==> flow/design.v <==
module S_AXI_LITE#(
		parameter integer S_AXI_LITE_SIZE = 5,
		parameter integer S_AXI_DATA_SIZE = 32 
		)(
		input S_AXI_ACLK,
		input S_AXI_ARESETN,
        input  [ 31 : 0] S_AXI_LITE_ARADDR,
        output S_AXI_LITE_ARREADY,
        input  S_AXI_LITE_ARVALID,
        output S_AXI_LITE_RVALID,
        input  S_AXI_LITE_RREADY,
        output [S_AXI_DATA_SIZE - 1: 0] S_AXI_LITE_RDATA,
        input  [ 31 : 0] S_AXI_LITE_AWADDR,
        output S_AXI_LITE_AWREADY,
        input  S_AXI_LITE_AWVALID,
        input  S_AXI_LITE_WVALID,
        output S_AXI_LITE_WREADY,
        input  [S_AXI_DATA_SIZE - 1: 0] S_AXI_LITE_WDATA,
        output S_AXI_LITE_BVALID,
        input S_AXI_LITE_BREADY
		);
		reg [S_AXI_DATA_SIZE - 1: 0] axi_reg0;
		reg [S_AXI_DATA_SIZE - 1: 0] axi_reg1;
		reg [S_AXI_DATA_SIZE - 1: 0] axi_reg2;
		reg [S_AXI_DATA_SIZE - 1: 0] axi_reg3;
		reg [S_AXI_DATA_SIZE - 1: 0] axi_reg4;
		reg [S_AXI_DATA_SIZE - 1: 0] axi_reg5;
        reg [ 31 : 0] axi_araddr ;
        reg [ 31 : 0] axi_awaddr ;
        reg [S_AXI_DATA_SIZE - 1: 0] axi_wdata;
        reg [S_AXI_DATA_SIZE - 1: 0] axi_rdata;
        reg awready;
        reg wready;
        reg awlatch;
        reg bvalid;
        reg axi_wen;
        reg axi_wack;
        reg arready;
        reg rvalid;
        reg axi_rvalid;
        assign S_AXI_LITE_AWREADY = awready;
        assign S_AXI_LITE_WREADY  = wready;
        assign S_AXI_LITE_BVALID = bvalid;
        assign S_AXI_LITE_ARREADY = arready;
        assign S_AXI_LITE_RVALID = axi_rvalid;
        assign S_AXI_LITE_RDATA = axi_rdata;
        always@(posedge S_AXI_ACLK)
          if(S_AXI_ARESETN == 'b0)
            bvalid <= 0;
          else if(S_AXI_LITE_BREADY && ~bvalid)
            bvalid <= 'b1;
          else
            bvalid <= 'b0;
        always@(posedge S_AXI_ACLK)
          if(S_AXI_ARESETN == 'b0)
            awready <= 'b0;
          else if(S_AXI_LITE_AWVALID && S_AXI_LITE_WVALID && ~awready)
            awready <= 'b1;
          else if(wready)
            awready <= 'b0;
          else
            awready <= awready;
        always@(posedge S_AXI_ACLK)
            if(S_AXI_ARESETN == 'b0)
                axi_awaddr <= 0;
            else if (awready)
                axi_awaddr <= S_AXI_LITE_AWADDR;
            else
                axi_awaddr <= axi_awaddr;
        always@(posedge S_AXI_ACLK)
          if(S_AXI_ARESETN == 'b0)
            wready <= 0;
          else if(S_AXI_LITE_WVALID && ~wready && awready)
            wready <= 'b1;
          else
            wready <= 'b0;
        always@(posedge S_AXI_ACLK)
          if(S_AXI_ARESETN == 'b0) begin
            axi_wdata <= 0;
            axi_wen <= 0;
          end else if(awready && wready) begin
            axi_wdata <= S_AXI_LITE_WDATA;
            axi_wen <= 'b1;
          end else if(axi_wen)
            axi_wen <= 'b0;
          else begin
            axi_wdata <= axi_wdata;
            axi_wen <= axi_wen;
          end
        always@(posedge S_AXI_ACLK)
          if(S_AXI_ARESETN == 'b0)begin
		    axi_reg0 <= 0;
		    axi_reg1 <= 0;
		    axi_reg2 <= 0;
		    axi_reg3 <= 0;
		    axi_reg4 <= 0;
		    axi_reg5 <= 0;
		  end else if (axi_awaddr[ S_AXI_LITE_SIZE - 1 :0] == 5'd0)begin
            if(axi_wen) begin
             axi_reg0<= axi_wdata;
             axi_wack <= 'b1;
            end else begin
             axi_reg0<= axi_reg0;
             axi_wack <= 'b0;
            end
		  end else if (axi_awaddr[ S_AXI_LITE_SIZE - 1 :0] == 5'd4)begin
            if(axi_wen) begin
             axi_reg1<= axi_wdata;
             axi_wack <= 'b1;
            end else begin
             axi_reg1<= axi_reg1;
             axi_wack <= 'b0;
            end
		  end else if (axi_awaddr[ S_AXI_LITE_SIZE - 1 :0] == 5'd8)begin
            if(axi_wen) begin
             axi_reg2<= axi_wdata;
             axi_wack <= 'b1;
            end else begin
             axi_reg2<= axi_reg2;
             axi_wack <= 'b0;
            end
		  end else if (axi_awaddr[ S_AXI_LITE_SIZE - 1 :0] == 5'd12)begin
            if(axi_wen) begin
             axi_reg3<= axi_wdata;
             axi_wack <= 'b1;
            end else begin
             axi_reg3<= axi_reg3;
             axi_wack <= 'b0;
            end
		  end else if (axi_awaddr[ S_AXI_LITE_SIZE - 1 :0] == 5'd16)begin
            if(axi_wen) begin
             axi_reg4<= axi_wdata;
             axi_wack <= 'b1;
            end else begin
             axi_reg4<= axi_reg4;
             axi_wack <= 'b0;
            end
		  end else if (axi_awaddr[ S_AXI_LITE_SIZE - 1 :0] == 5'd20)begin
            if(axi_wen) begin
             axi_reg5<= axi_wdata;
             axi_wack <= 'b1;
            end else begin
             axi_reg5<= axi_reg5;
             axi_wack <= 'b0;
            end
		  end
        always@(posedge  S_AXI_ACLK)
          if(S_AXI_ARESETN == 'b0)
            arready <= 'b0;
          else if(S_AXI_LITE_ARVALID && ~arready)
            arready <= 'b1;
          else
            arready <= 'b0;
        always@(posedge S_AXI_ACLK)
          if(S_AXI_ARESETN == 'b0)
            axi_araddr <= 0;
          else if(arready)
            axi_araddr <= S_AXI_LITE_ARADDR;
          else
            axi_araddr <= axi_araddr;
        always@(posedge  S_AXI_ACLK)
          if(S_AXI_ARESETN == 'b0)
            rvalid <= 'b0;
          else if(arready && S_AXI_LITE_RREADY && ~rvalid)
            rvalid <= 'b1;
          else
            rvalid <= 'b0;
        always@(posedge S_AXI_ACLK)
          if(S_AXI_ARESETN == 'b0)begin
            axi_rvalid <= 'b0;
            axi_rdata <= 'b0;
		  end else if(axi_araddr[ S_AXI_LITE_SIZE - 1 :0] == 5'd0)begin
            if(rvalid)begin
              axi_rdata <= axi_reg0;
              axi_rvalid <= 'b1;
            end else begin
              axi_rvalid <= 'b0;
              axi_rdata <= axi_rdata;
            end
		  end else if(axi_araddr[ S_AXI_LITE_SIZE - 1 :0] == 5'd4)begin
            if(rvalid)begin
              axi_rdata <= axi_reg1;
              axi_rvalid <= 'b1;
            end else begin
              axi_rvalid <= 'b0;
              axi_rdata <= axi_rdata;
            end
		  end else if(axi_araddr[ S_AXI_LITE_SIZE - 1 :0] == 5'd8)begin
            if(rvalid)begin
              axi_rdata <= axi_reg2;
              axi_rvalid <= 'b1;
            end else begin
              axi_rvalid <= 'b0;
              axi_rdata <= axi_rdata;
            end
		  end else if(axi_araddr[ S_AXI_LITE_SIZE - 1 :0] == 5'd12)begin
            if(rvalid)begin
              axi_rdata <= axi_reg3;
              axi_rvalid <= 'b1;
            end else begin
              axi_rvalid <= 'b0;
              axi_rdata <= axi_rdata;
            end
		  end else if(axi_araddr[ S_AXI_LITE_SIZE - 1 :0] == 5'd16)begin
            if(rvalid)begin
              axi_rdata <= axi_reg4;
              axi_rvalid <= 'b1;
            end else begin
              axi_rvalid <= 'b0;
              axi_rdata <= axi_rdata;
            end
		  end else if(axi_araddr[ S_AXI_LITE_SIZE - 1 :0] == 5'd20)begin
            if(rvalid)begin
              axi_rdata <= axi_reg5;
              axi_rvalid <= 'b1;
            end else begin
              axi_rvalid <= 'b0;
              axi_rdata <= axi_rdata;
            end
			end else begin
              axi_rvalid <= 'b0;
              axi_rdata <= axi_rdata;
            end
endmodule
### Step by step through the tools: S_AXI_LITE

Tool output for the design above, in the order of the flow.
Lines are those of the file above, counted from 1.
Library cell names are shortened.
The mark n/a stands for no value.

| inputs | value |
|---|---|
| top | S_AXI_LITE |
| clock port | S_AXI_ACLK |
| library | sky130hd |
| timing corner | tt_025C_1v80 |

### Word-level counts

Source: Yosys, flattened and elaborated, memories not mapped. Widths are those after wreduce. Registers that Yosys merges into a memory's read port (data or address) are not register bits. Print and check cells do not count. Equal cells are merged and count once.

| word-level totals | value |
|---|---|
| input port bits | 103 |
| elaborated cells | 89 |
| output and inout bits | 37 |
| memory cells | 0 |
| latch bits | 0 |
| memory bits (writable) | 0 |
| register bits | 273 |
| ROM bits | 0 |
| clocked read ports x word width | 0 |

| cells by class | value |
|---|---|
| multiplexer cells | 26 |
| add/subtract/negate cells | 0 |
| reduce/logical cells | 20 |
| bitwise operators | 10 |
| shifts and indexed selects | 0 |
| divide/modulo/power cells | 0 |
| $mul | 0 |
| magnitude comparators | 0 |
| equality and inequality tests | 16 |

Operators with widths:

| cell | number |
|---|---|
| 32-bit two-way mux | 12 |
| 5-bit by 4-bit equality test with 1-bit output with constant B | 4 |
| 5-bit equality test with constant B | 4 |
| 7-bit AND reduction | 2 |
| 1-bit two-way mux | 14 |
| 2-bit != test with constant B | 6 |
| 1-bit NOT | 10 |
| 5-bit by 3-bit equality test with 1-bit output with constant B | 2 |
| 5-bit zero test | 2 |
| 1-bit logical AND | 9 |
| 6-bit AND reduction | 1 |
| 6-bit nonzero test | 1 |
| 5-bit AND reduction | 1 |
| 4-bit AND reduction | 1 |
| 3-bit AND reduction | 1 |
| 2-bit AND reduction | 1 |
| 2-bit nonzero test | 1 |

### Longest topological paths

Yosys ltp: most cells in a row. Word level: on the elaborated netlist, between registers, memories and ports. Mapped: between sequential cells and ports; inverters and the memories' decode and read muxes count.

| logic depth | value |
|---|---|
| depth after elaboration | 7 |
| ABC_AREA | 0 |
| mapped depth | 7 |
| mapped depth without buffers | 4 |

### Mapped cells and area

Yosys stat after the flow's synthesis: flattened, memories mapped to cells. It holds for the ABC_AREA given above (unset counts as 0); a run with the other value may have another netlist.
Totals and module areas in this step are rounded.

| mapped netlist | value |
|---|---|
| flip-flops | 273 |
| cell area after synthesis | 11,200 µm² |
| sequential part of the area | 5,470 µm² |
| buffer cells | 130 |
| mapped cells | 1,391 |

Cell types:

| cell type | number | area in all (µm²) |
|---|---|---|
| dfxtp_1 | 273 | 5.47E+03 |
| nand2_1 | 389 | 1,460.15 |
| a21oi_1 | 226 | 1.13E+03 |
| mux2i_1 | 42 | 420.403 |
| clkbuf_1 | 82 | 307.795 |
| a22o_1 | 32 | 280.269 |
| o21ai_0 | 50 | 250.24 |
| a211oi_1 | 31 | 232.723 |
| o32ai_1 | 21 | 183.926 |
| buf_2 | 35 | 175.168 |
| nand3_1 | 35 | 175.168 |
| nor2_1 | 46 | 172.666 |
| and3_1 | 26 | 162.656 |
| a21boi_0 | 17 | 127.622 |
| o221ai_1 | 9 | 78.826 |
| o22a_1 | 9 | 78.826 |
| o211ai_1 | 10 | 75.072 |
| a21boi_1 | 5 | 37.536 |

Other cell types: 31; their cells: 53.

### Path before layout

OpenSTA on the mapped netlist: ideal clock, no wires. The path of least setup slack (recovery checks aside). Input and output delay are each 20% of the period. Register names are those of the netlist, which keeps one name where synthesis merged equal registers.

| timing after synthesis | value |
|---|---|
| path kind | in2reg |
| from | input S_AXI_ARESETN |
| to | register axi_wdata[10] |
| path slack | 2,072 ps |
| library setup time | 60 ps |
| arrival | 1,869 ps |
| time at the first pin | 800 ps |
| data required time | 3,940 ps |
| path delay | 1,129 ps |
| driving pins on the path | 5 |
| buffers on the path | 2 |
| input delay | 800 ps |
| period | 4,000 ps |
| synthesis period reached | 1,928 ps |

"path delay" = arrival - input delay + setup time.
"driving pins on the path": output pins that drive a net of the path, with the launching flip-flop's if there is one; two outputs of one cell count as two.
"synthesis period reached" is the clock period less the worst setup slack; recovery checks do not enter. This is arithmetic on one report: input and output delays are still those of the set period (20% each).
At most two assigning lines are given for a register; there are more.

| between the ends, after synthesis | value |
|---|---|
| path through | clkbuf_1 > inv_2 > a21oi_1 > clkbuf_1 > a22o_1 |

Ends and longest elaborated chain, after synthesis:

| what | RTL line | text |
|---|---|---|
| from (decl) | 6 | `input S_AXI_ARESETN,` |
| to (assign) | 79 | `axi_wdata <= 0;` |
| to (assign) | 87 | `axi_wdata <= axi_wdata;` |
| to (decl) | 30 | `reg [S_AXI_DATA_SIZE - 1: 0] axi_wdata;` |

No chain of elaborated cells between the ends is given.

### Worst path after layout

Path of least setup slack in the final report of run A (OpenROAD, finished layout, wires in). Where an end is a register, its clock arrival counts in the times.
The path's times are printed in steps of 10 ps; the period is the one set.

| timing post-layout | value |
|---|---|
| path kind | reg2out |
| from | register awready |
| to | output S_AXI_LITE_AWREADY |
| data required time | 2,620 ps |
| time at the first pin | 550 ps |
| path slack | 830 ps |
| buffers on the path | 1 |
| driving pins on the path | 2 |
| external output delay | 660 ps |
| period | 3,280 ps |
| arrival | 1,790 ps |

At most two assigning lines are given for a register; there are more.

| between the ends, post-layout | value |
|---|---|
| path through | dfxtp_1 > clkdlybuf4s50_1 |
| cells in the longest elaborated chain | 0 |
| elaborated cells on any way between the ends | 0 |
| source lines of those cells | 0 |

Ends and longest elaborated chain, post-layout:

| what | RTL line | text |
|---|---|---|
| from (decl) | 32 | `reg awready;` |
| from (assign) | 56 | `awready <= 'b0;` |
| from (assign) | 62 | `awready <= awready;` |
| to (decl) | 14 | `output S_AXI_LITE_AWREADY,` |

## Implementation results

Measured data: module S_AXI_LITE, platform sky130hd, 4 stored runs of the flow under differing settings, order arbitrary. Input and output delays are each 20% of the period that was set; the output load is 0.01 pF.
"period achieved" means the clock period less the worst setup slack. The figure is calculated, with input and output delays left at 20% of the set period.
"time used up by the worst setup path": the worst setup path's part of the clock period (all of it between registers, 20% less for each end at a port) less its slack. A launch clock that arrives late makes it longer, a capture clock that arrives late makes it shorter.
"power": no workload was simulated; the value follows from the tool's default switching activity.
"time used up by the worst setup path" is known to 10 ps.
The results are shown rounded.

#### Run A

| setting | value |
|---|---|
| CORE_UTILIZATION | `40` |
| period_ns | `3.28` |
| CAP_MARGIN | `20` |
| CORE_MARGIN | `2` |
| SLEW_MARGIN | `20` |

| result | value |
|---|---|
| chip area after synthesis (Yosys) | 11,200 µm² |
| die footprint | 29,300 µm² |
| standard-cell area after layout | 13,300 µm² |
| utilization after layout | 0.479 |
| setup slack of the worst path | 833 ps |
| post-route setup TNS | 0 ps |
| worst hold slack after layout | 438 ps |
| power | 7.09 mW |
| period achieved | 2,447 ps |
| time used up by the worst setup path | 1,790 ps |
| worst setup path type | reg2out |

#### Run B

| setting | value |
|---|---|
| CELL_PAD_IN_SITES_GLOBAL_PLACEMENT | `3` |
| CORE_MARGIN | `10` |
| CORE_UTILIZATION | `40` |
| CTS_CLUSTER_DIAMETER | `398` |
| HOLD_SLACK_MARGIN | `0.03` |
| MAX_ROUTING_LAYER | `met4` |
| TNS_END_PERCENT | `85` |
| period_ns | `4.0` |
| CAP_MARGIN | `20` |
| SLEW_MARGIN | `20` |

| result | value |
|---|---|
| chip area after synthesis (Yosys) | 11,200 µm² |
| die footprint | 35,100 µm² |
| standard-cell area after layout | 13,300 µm² |
| utilization after layout | 0.48 |
| setup slack of the worst path | 1,300 ps |
| post-route setup TNS | 0 ps |
| worst hold slack after layout | 420 ps |
| power | 6.03 mW |
| period achieved | 2,699 ps |
| time used up by the worst setup path | 2,700 ps |
| worst setup path type | reg2reg |

#### Run C

| setting | value |
|---|---|
| CORE_UTILIZATION | `40` |
| SETUP_SLACK_MARGIN | `0.24` |
| period_ns | `2.64` |
| CAP_MARGIN | `20` |
| CORE_MARGIN | `2` |
| SLEW_MARGIN | `20` |

| result | value |
|---|---|
| chip area after synthesis (Yosys) | 11,200 µm² |
| die footprint | 29,300 µm² |
| standard-cell area after layout | 13,300 µm² |
| utilization after layout | 0.48 |
| setup slack of the worst path | 420 ps |
| post-route setup TNS | 0 ps |
| worst hold slack after layout | 434 ps |
| power | 8.66 mW |
| period achieved | 2,220 ps |
| time used up by the worst setup path | 1,690 ps |
| worst setup path type | reg2out |

#### Run D

| setting | value |
|---|---|
| CELL_PAD_IN_SITES_GLOBAL_PLACEMENT | `2` |
| CORE_UTILIZATION | `46` |
| CTS_CLUSTER_SIZE | `70` |
| GPL_TIMING_DRIVEN | `1` |
| MIN_ROUTING_LAYER | `met1` |
| PLACE_DENSITY | `0.46` |
| TNS_END_PERCENT | `70` |
| period_ns | `1.73` |
| CAP_MARGIN | `20` |
| CORE_MARGIN | `2` |
| SLEW_MARGIN | `20` |

| result | value |
|---|---|
| chip area after synthesis (Yosys) | 11,200 µm² |
| die footprint | 25,600 µm² |
| standard-cell area after layout | 14,000 µm² |
| utilization after layout | 0.58 |
| setup slack of the worst path | 53 ps |
| post-route setup TNS | 0 ps |
| worst hold slack after layout | 312 ps |
| power | 13.8 mW |
| period achieved | 1,677 ps |
| time used up by the worst setup path | 1,680 ps |
| worst setup path type | reg2reg |
